==> flow/design.v <==
module MAC (
  input  wire        clk    ,
  input  wire        rst    ,
  input  wire [ 7:0] a_in   ,
  input  wire [ 7:0] w_in   ,
  input  wire [23:0] sum_in ,
  output reg  [23:0] sum_out,
  output wire [ 7:0] a_out  ,
  output wire [ 7:0] w_out
);
  reg [7:0] a_reg, w_reg;
  wire [23:0] sum    ;
  wire [15:0] product;
  assign product = a_reg * w_reg;
  assign sum     = sum_in + product;
  assign a_out   = a_reg;
  assign w_out   = w_reg;
  always @(posedge clk) begin
    a_reg   <= a_in;
    w_reg   <= w_in;
    sum_out <= sum;
  end
endmodule
module Quantization (
  input  wire [23:0] data_in ,
  output wire [ 7:0] data_out
);
  assign data_out = data_in < 255 ? data_in : 255;
endmodule
module Activation (
  input  wire [7:0] data_in ,
  input  wire [7:0] thresh  ,
  output wire [7:0] data_out
);
  assign data_out = data_in < thresh ? 0 : data_in;
endmodule
module Array #(parameter N = 4) (
  input  wire       clk          ,
  input  wire       rst          ,
  input  wire       start        ,
  input  wire [8*N-1:0] a_in    ,
  input  wire [8*N-1:0] w_in    ,
  output wire [8*N-1:0] y_out   ,
  output wire       ready        ,
  output wire       done
);
  wire [ 7:0] mac_a_in   [0:N-1][0:N-1];
  wire [ 7:0] mac_w_in   [0:N-1][0:N-1];
  wire [23:0] mac_sum_in [0:N-1][0:N-1];
  wire [23:0] mac_sum_out[0:N-1][0:N-1];
  wire [ 7:0] mac_a_out  [0:N-1][0:N-1];
  wire [ 7:0] mac_w_out  [0:N-1][0:N-1];
  wire [7:0] quantization[0:N-1];
  wire [7:0] activation  [0:N-1];
  parameter IDLE         = 2'b00;
  parameter LOAD_WEIGHTS = 2'b01;
  parameter COMPUTE      = 2'b10;
  parameter DONE         = 2'b11;
  reg [ 1:0] state, next_state;
  reg [31:0] counter;
  always @(posedge clk or posedge rst) begin
    if (rst) begin
      state <= IDLE;
    end else begin
      state <= next_state;
    end
  end
  always @(*) begin
    case (state)
      IDLE : begin
        next_state <= start ? LOAD_WEIGHTS : IDLE;
      end
      LOAD_WEIGHTS : begin
        next_state <= counter == N-1 ? COMPUTE : LOAD_WEIGHTS;
      end
      COMPUTE : begin
        next_state <= counter == 4*N-1 ? DONE : COMPUTE;
      end
      DONE : begin
        next_state <= IDLE;
      end
      default : next_state <= IDLE;
    endcase
  end
  assign ready = state == IDLE;
  assign done  = state == DONE;
  always @(posedge clk or posedge rst) begin
    if (rst) begin
      counter <= 0;
    end else begin
      if (state == IDLE) begin
        counter <= 0;
      end else begin
        counter <= counter + 1;
      end
    end
  end
  generate
    for (genvar i = 0; i < N; i = i + 1) begin
      for (genvar j = 0; j < N; j = j + 1) begin
        MAC mac_i_j (
          .clk(clk),
          .rst(rst),
          .a_in(mac_a_in[i][j]),
          .w_in(mac_w_in[i][j]),
          .sum_in(mac_sum_in[i][j]),
          .sum_out(mac_sum_out[i][j]),
          .a_out(mac_a_out[i][j]),
          .w_out(mac_w_out[i][j])
        );
        if (j != N-1) begin
          assign mac_a_in[i][j+1] = mac_a_out[i][j];
        end
        if (i != N-1) begin
          assign mac_sum_in[i+1][j] = mac_sum_out[i][j];
        end
        if (i > 0)
          assign mac_w_in[i][j] = state == LOAD_WEIGHTS ? mac_w_out[i-1][j] : mac_w_out[i][j];
      end
      assign mac_sum_in[0][i] = 0;
      assign mac_a_in[i][0]   = a_in[8*i+:8];
      assign mac_w_in[0][i]   = state == LOAD_WEIGHTS ? w_in[8*i+:8] : mac_w_out[0][i];
    end
  endgenerate
  generate
    for (genvar i = 0; i < N; i = i + 1) begin
      Quantization quantization_i (
        .data_in(mac_sum_out[N-1][i]),
        .data_out(quantization[i])
      );
      Activation activation_i (
        .data_in (quantization[i]),
        .thresh  (10             ),
        .data_out(activation[i]  )
      );
      assign y_out[8*i+:8] = activation[i];
    end
  endgenerate
endmodule
module top #(parameter N = 4) (
  input  wire           clk  ,
  input  wire           rst  ,
  input  wire           start,
  input  wire [8*N-1:0] a_in ,
  input  wire [8*N-1:0] w_in ,
  output wire [8*N-1:0] y_out,
  output wire           ready,
  output wire           done
);
  Array #(.N(N)) dut (
    .clk  (clk  ),
    .rst  (rst  ),
    .start(start),
    .a_in (a_in ),
    .w_in (w_in ),
    .y_out(y_out),
    .ready(ready),
    .done (done )
  );
endmodule
==> reports on top <==
Reports on top
Each step is given for the RTL above and for the edited RTL. Lines under "original" count in the file above, lines under "edited" in the edited file. "change": "edited" minus "original" as printed here. "relative change": 100 x difference / "original". Cell names lack the library's common part. The mark - stands for no value.

Top module: top. Clock input: clk. Standard-cell library: sky130hd. Timing corner: tt_025C_1v80.

Edit of the RTL
The edit as a unified diff against the file above. This change comes from a script, not from a designer. The edited design behaves differently; no optimisation was intended.

```diff
@@ -138,5 +138,5 @@
   endgenerate
 endmodule
-module top #(parameter N = 4) (
+module top #(parameter N = 3) (
   input  wire           clk  ,
   input  wire           rst  ,
```

Word-level counts
Yosys after proc, flatten, opt, wreduce and memory -nomap, before mapping. Enables and synchronous resets that opt folds into registers are not counted as muxes. Print and check cells are not counted. Equal cells are merged and count once.

Cells by class: multiplexer cells (original 13, edited 11, change -2, relative change -15.38%); reductions and logical operators (original 1, edited 1, change 0, relative change 0.00%); eq/ne operators (original 5, edited 5, change 0, relative change 0.00%); add/sub/neg operators (original 13, edited 7, change -6, relative change -46.15%); $mul (original 16, edited 9, change -7, relative change -43.75%); magnitude comparators (original 8, edited 6, change -2, relative change -25.00%).

Operators by type and width: 8-bit by 8-bit multiplier with 16-bit output (original 16, edited 9, change -7, relative change -43.75%); 24-bit by 16-bit adder with 24-bit output (original 4, edited 0, change -4, relative change -100.00%); 24-bit by 8-bit less-than comparator with 1-bit output (second input constant) (original 4, edited 0, change -4, relative change -100.00%); 18-bit by 8-bit less-than comparator with 1-bit output (second input constant) (original 0, edited 3, change +3); 8-bit 2-to-1 mux (original 8, edited 6, change -2, relative change -25.00%); 16-bit by 16-bit adder with 17-bit output (original 4, edited 3, change -1, relative change -25.00%); 17-bit by 16-bit adder with 18-bit output (original 4, edited 3, change -1, relative change -25.00%); 8-bit by 4-bit less-than comparator with 1-bit output (second input constant) (original 4, edited 3, change -1, relative change -25.00%).

Unchanged operator kinds not shown: 10.

Bit counts: register bits (original 614, edited 331, change -283, relative change -46.09%); output and inout port bits (original 34, edited 26, change -8, relative change -23.53%); input bits (original 67, edited 51, change -16, relative change -23.88%); cells after elaboration (original 106, edited 68, change -38, relative change -35.85%).

Longest topological paths
Longest topological path by Yosys (ltp), each cell counted once; first at word level (registers and memories cut), then after technology mapping (sequential cells cut; the memories' decode and read muxes count).

Depth: depth after elaboration (original 4, edited 4, change 0, relative change 0.00%); ABC_AREA (original 0, edited 0); depth in mapped cells (original 18, edited 18, change 0, relative change 0.00%); depth with buffers taken out (original 17, edited 17, change 0, relative change 0.00%).

After synthesis
The flow's flattened synthesis, as Yosys stat reports it; memories are mapped. The netlist is that of the ABC_AREA named above (0 if unset); the other value can give another one.

Cell types: inv_1 (original 1376, edited 755, change -621, relative change -45.13%); fa_1 (original 748, edited 411, change -337, relative change -45.05%); ha_1 (original 613, edited 338, change -275, relative change -44.86%); and2_1 (original 645, edited 380, change -265, relative change -41.09%); nand2_1 (original 493, edited 253, change -240, relative change -48.68%); dfxtp_1 (original 408, edited 225, change -183, relative change -44.85%); nor2_1 (original 154, edited 86, change -68, relative change -44.16%); xnor2_1 (original 137, edited 73, change -64, relative change -46.72%); a21oi_1 (original 143, edited 80, change -63, relative change -44.06%); edfxtp_1 (original 128, edited 72, change -56, relative change -43.75%); o21ai_1 (original 37, edited 0, change -37, relative change -100.00%); nand2b_1 (original 33, edited 9, change -24, relative change -72.73%); nor2b_1 (original 35, edited 12, change -23, relative change -65.71%); a21o_1 (original 57, edited 39, change -18, relative change -31.58%); or2_2 (original 1, edited 19, change +18, relative change +1800.00%); nand4_1 (original 32, edited 15, change -17, relative change -53.12%); o21bai_1 (original 22, edited 6, change -16, relative change -72.73%); clkbuf_1 (original 29, edited 14, change -15, relative change -51.72%).

Unchanged cell types not shown: 12. The list need not be complete.

Synthesis totals: buffers (original 34, edited 17, change -17, relative change -50.00%); sequential area (mm2) (original 0.0129136, edited 0.0075685, change -0.0053451, relative change -41.39%); synthesis area (mm2) (original 0.0539092, edited 0.0306682, change -0.0232410, relative change -43.11%); cell count (original 5579, edited 3161, change -2418, relative change -43.34%); mapped flip-flops (original 572, edited 333, change -239, relative change -41.78%).

The figures by module come from a second, unflattened synthesis with its own total; it is not the netlist above.

Unflattened totals: cells (unflattened synthesis) (original 6788, edited 4384, change -2404, relative change -35.42%); area (unflattened synthesis) (mm2) (original 0.0627602, edited 0.039085, change -0.0236752, relative change -37.72%).

Each row is one instance without its submodules.

Modules, original: MAC (area 0.0036247 mm2, instances 16, seq. area 0.0008008 mm2, cells 391); Array (N=4) (area 0.0034383 mm2, instances 1, seq. area 0.0009021 mm2, cells 348); Activation (area 0.0002502 mm2, instances 4, seq. area 0 mm2, cells 33); Quantization (area 0.0000813 mm2, instances 4, seq. area 0 mm2, cells 13); top (area 0 mm2, instances 1, seq. area 0 mm2, cells 0).

Modules, edited: MAC (area 0.0039238 mm2, instances 9, seq. area 0.0008008 mm2, cells 439); Array (N=3) (area 0.0027764 mm2, instances 1, seq. area 0.0009021 mm2, cells 295); Activation (area 0.0002502 mm2, instances 3, seq. area 0 mm2, cells 33); Quantization (area 0.0000813 mm2, instances 3, seq. area 0 mm2, cells 13); top (area 0 mm2, instances 1, seq. area 0 mm2, cells 0).

Worst setup path after synthesis
Source: OpenSTA report_checks on the synthesized netlist (no wires, ideal clock, input and output delay 20% of the period each), path of least setup slack; recovery checks are left aside. Register names are those of the netlist, which keeps one name where synthesis merged equal registers.

Timing after synthesis: path kind (original register to register, edited register to register); start point (original register dut.genblk1[1].genblk1[2].mac_i_j.a_reg[5], edited register dut.genblk1[2].genblk1[1].mac_i_j.w_reg[0]); end point (original register dut.genblk1[1].genblk1[2].mac_i_j.sum_out[14], edited register dut.genblk1[2].genblk1[1].mac_i_j.sum_out[15]); arrival (ps) (original 4337, edited 4134, change -203, relative change -4.68%); delay of the path (ps) (original 4401, edited 4268, change -133, relative change -3.02%); stages on the path (original 16, edited 16, change 0, relative change 0.00%); launch time at the first pin (ps) (original 0, edited 0, change 0); path slack (ps) (original 600, edited 731, change +131); setup time (ps) (original 64, edited 134, change +70); path buffers (original 1, edited 0, change -1, relative change -100.00%); period (ps) (original 5000, edited 5000, change 0, relative change 0.00%); required time (ps) (original 4936, edited 4866, change -70, relative change -1.42%); synthesis period reached (ps) (original 4400, edited 4269, change -131, relative change -2.98%).

"delay of the path" is the arrival time less input delay plus setup time. "stages on the path": output pins that drive a net of the path, with the launching flip-flop's if there is one; two outputs of one cell count as two. "synthesis period reached" = period - worst setup slack (recovery checks aside). The figure is calculated, with input and output delays left at 20% of the set period. Between the ends stands the longest chain of elaborated cells between them, by number of cells; it is not shown to be the way that was timed. Of several equally long chains one is given. Each line given opens the expression or statement behind the cell; cells for indexed reads and writes are added by Yosys, which also makes memories of some case tables.

On the way, after synthesis, original:
Cells stage by stage: dfxtp_1 -> clkbuf_1 -> nand2_1 -> fa_1 -> inv_1 -> fa_1 -> fa_1 -> inv_1 -> fa_1 -> inv_1 -> ha_1 -> a2111o_1 -> o21ai_1 -> o21ai_1 -> or4_1 -> nand4_1. Under cells in the longest elaborated chain stands 2. For elaborated cells between the ends (all ways) the number is 2. Under RTL lines with such cells stands 2. Those cells by class: add/sub (1); mul (1).

RTL lines, path after synthesis, original: start, declared (line 11) `reg [7:0] a_reg, w_reg;`; start, assigned (line 19) `a_reg   <= a_in;`; 8-bit by 8-bit multiplier with 16-bit output (line 14); 16-bit by 16-bit adder with 17-bit output (line 15); end, assigned (line 21) `sum_out <= sum;`; end, declared (line 7) `output reg  [23:0] sum_out,`.

On the way, after synthesis, edited:
Cells stage by stage: edfxtp_1 -> nand2_1 -> fa_1 -> inv_1 -> fa_1 -> fa_1 -> inv_1 -> fa_1 -> inv_1 -> ha_1 -> o21a_1 -> o31a_4 -> o21ai_4 -> o211a_4 -> mux2i_1 -> or4_1. Under cells in the longest elaborated chain stands 2. For elaborated cells between the ends (all ways) the number is 2. Under RTL lines with such cells stands 2. Those cells by class: add/sub (1); mul (1).

RTL lines, path after synthesis, edited: start, declared (line 11) `reg [7:0] a_reg, w_reg;`; start, assigned (line 20) `w_reg   <= w_in;`; 8-bit by 8-bit multiplier with 16-bit output (line 14); 17-bit by 16-bit adder with 18-bit output (line 15); end, assigned (line 21) `sum_out <= sum;`; end, declared (line 7) `output reg  [23:0] sum_out,`.

Timing after layout
From the final timing report of each run of pair 1: the path of least setup slack in the routed layout; clock arrival at registers is part of the times. The path's times are printed in steps of 10 ps; the period is the one set.

Timing after layout: path kind (original register to register, edited register to register); start point (original register dut.genblk1[1].genblk1[2].mac_i_j.w_reg[3], edited register dut.genblk1[0].genblk1[1].mac_i_j.w_reg[2]); end point (original register dut.genblk1[1].genblk1[2].mac_i_j.sum_out[14], edited register dut.genblk1[0].genblk1[1].mac_i_j.sum_out[13]); path buffers (original 0, edited 0, change 0); path slack (ps) (original 200, edited 230, change +30); launch time at the first pin (ps) (original 670, edited 580, change -90, relative change -13.43%); stages on the path (original 15, edited 16, change +1, relative change +6.67%); setup time (ps) (original 60, edited 80, change +20); arrival (ps) (original 5150, edited 5050, change -100, relative change -1.94%); required time (ps) (original 5350, edited 5280, change -70, relative change -1.31%); period (ps) (original 4760, edited 4760, change 0, relative change 0.00%).

Between the ends stands the longest chain of elaborated cells between them, by number of cells; it is not shown to be the way that was timed. Of several equally long chains one is given.

On the way, after layout, original:
Cells stage by stage: edfxtp_1 -> nand2_1 -> fa_1 -> inv_1 -> fa_1 -> fa_1 -> inv_1 -> fa_1 -> inv_1 -> ha_1 -> a2111o_1 -> o21ai_1 -> o21ai_2 -> or4_1 -> nand4_1. Under cells in the longest elaborated chain stands 2. For elaborated cells between the ends (all ways) the number is 2. Under RTL lines with such cells stands 2. Those cells by class: add/sub (1); mul (1).

RTL lines, path after layout, original: start, declared (line 11) `reg [7:0] a_reg, w_reg;`; start, assigned (line 20) `w_reg   <= w_in;`; 8-bit by 8-bit multiplier with 16-bit output (line 14); 16-bit by 16-bit adder with 17-bit output (line 15); end, assigned (line 21) `sum_out <= sum;`; end, declared (line 7) `output reg  [23:0] sum_out,`.

On the way, after layout, edited:
Cells stage by stage: edfxtp_1 -> and2_1 -> fa_1 -> inv_1 -> fa_1 -> inv_1 -> fa_1 -> inv_1 -> fa_1 -> inv_1 -> ha_1 -> o21a_1 -> a21boi_0 -> o22a_1 -> a2111o_1 -> o211ai_1. Under cells in the longest elaborated chain stands 1. For elaborated cells between the ends (all ways) the number is 1. Under RTL lines with such cells stands 1. Those cells by class: mul (1).

RTL lines, path after layout, edited: start, declared (line 11) `reg [7:0] a_reg, w_reg;`; start, assigned (line 20) `w_reg   <= w_in;`; 8-bit by 8-bit multiplier with 16-bit output (line 14); end, assigned (line 21) `sum_out <= sum;`; end, declared (line 7) `output reg  [23:0] sum_out,`.

Measured runs
Both versions went through the flow (Yosys, OpenROAD) with the same settings in each pair. Constraints: input delay and output delay 20% of the set period each, output load 0.01 pF.

Flow settings, pair 1:
The figure for CORE_UTILIZATION is 40. The entry for period_ns reads 4.76. Under CAP_MARGIN stands 20. For CORE_MARGIN the number is 2. SLEW_MARGIN: 20.

Measured results, pair 1: summed negative setup slack (ps) (original 0, edited 0, change 0); standard-cell area after routing (mm2) (original 0.0601339, edited 0.0342679, change -0.0258660, relative change -43.01%); total power of the final layout (mW) (original 34.597, edited 18.271, change -16.326, relative change -47.19%); mapped cell area after synthesis (mm2) (original 0.0539092, edited 0.0306682, change -0.0232410, relative change -43.11%); post-route worst hold slack (ps) (original 418, edited 449, change +31); setup slack of the worst path (ps) (original 203, edited 232, change +29); post-layout utilization (original 0.45, edited 0.451, change +0.001); full die area (mm2) (original 0.137726, edited 0.078902, change -0.058824, relative change -42.71%); period reached (ps) (original 4557, edited 4528, change -29, relative change -0.64%).

Flow settings, pair 2:
The figure for CELL_PAD_IN_SITES_DETAIL_PLACEMENT is 0. For CORE_ASPECT_RATIO the number is 0.71. The figure for CORE_UTILIZATION is 50. For CTS_CLUSTER_DIAMETER the number is 190. For PLACE_DENSITY_LB_ADDON the number is 0.03. SLEW_MARGIN: 25. The entry for period_ns reads 6.72. Under CAP_MARGIN stands 20. For CORE_MARGIN the number is 2.

Measured results, pair 2: summed negative setup slack (ps) (original 0, edited 0, change 0); standard-cell area after routing (mm2) (original 0.0589716, edited 0.0336523, change -0.0253193, relative change -42.93%); total power of the final layout (mW) (original 24.487, edited 12.857, change -11.630, relative change -47.49%); mapped cell area after synthesis (mm2) (original 0.0539092, edited 0.0306682, change -0.0232410, relative change -43.11%); post-route worst hold slack (ps) (original 459, edited 453, change -6); setup slack of the worst path (ps) (original 2000, edited 2018, change +18); post-layout utilization (original 0.552, edited 0.555, change +0.003); full die area (mm2) (original 0.110501, edited 0.0633631, change -0.0471379, relative change -42.66%); period reached (ps) (original 4720, edited 4702, change -18, relative change -0.38%).

"period reached" = clock period - worst setup slack. The figure is calculated, with input and output delays left at 20% of the set period. "total power of the final layout": no workload was simulated; the value follows from the tool's default switching activity.
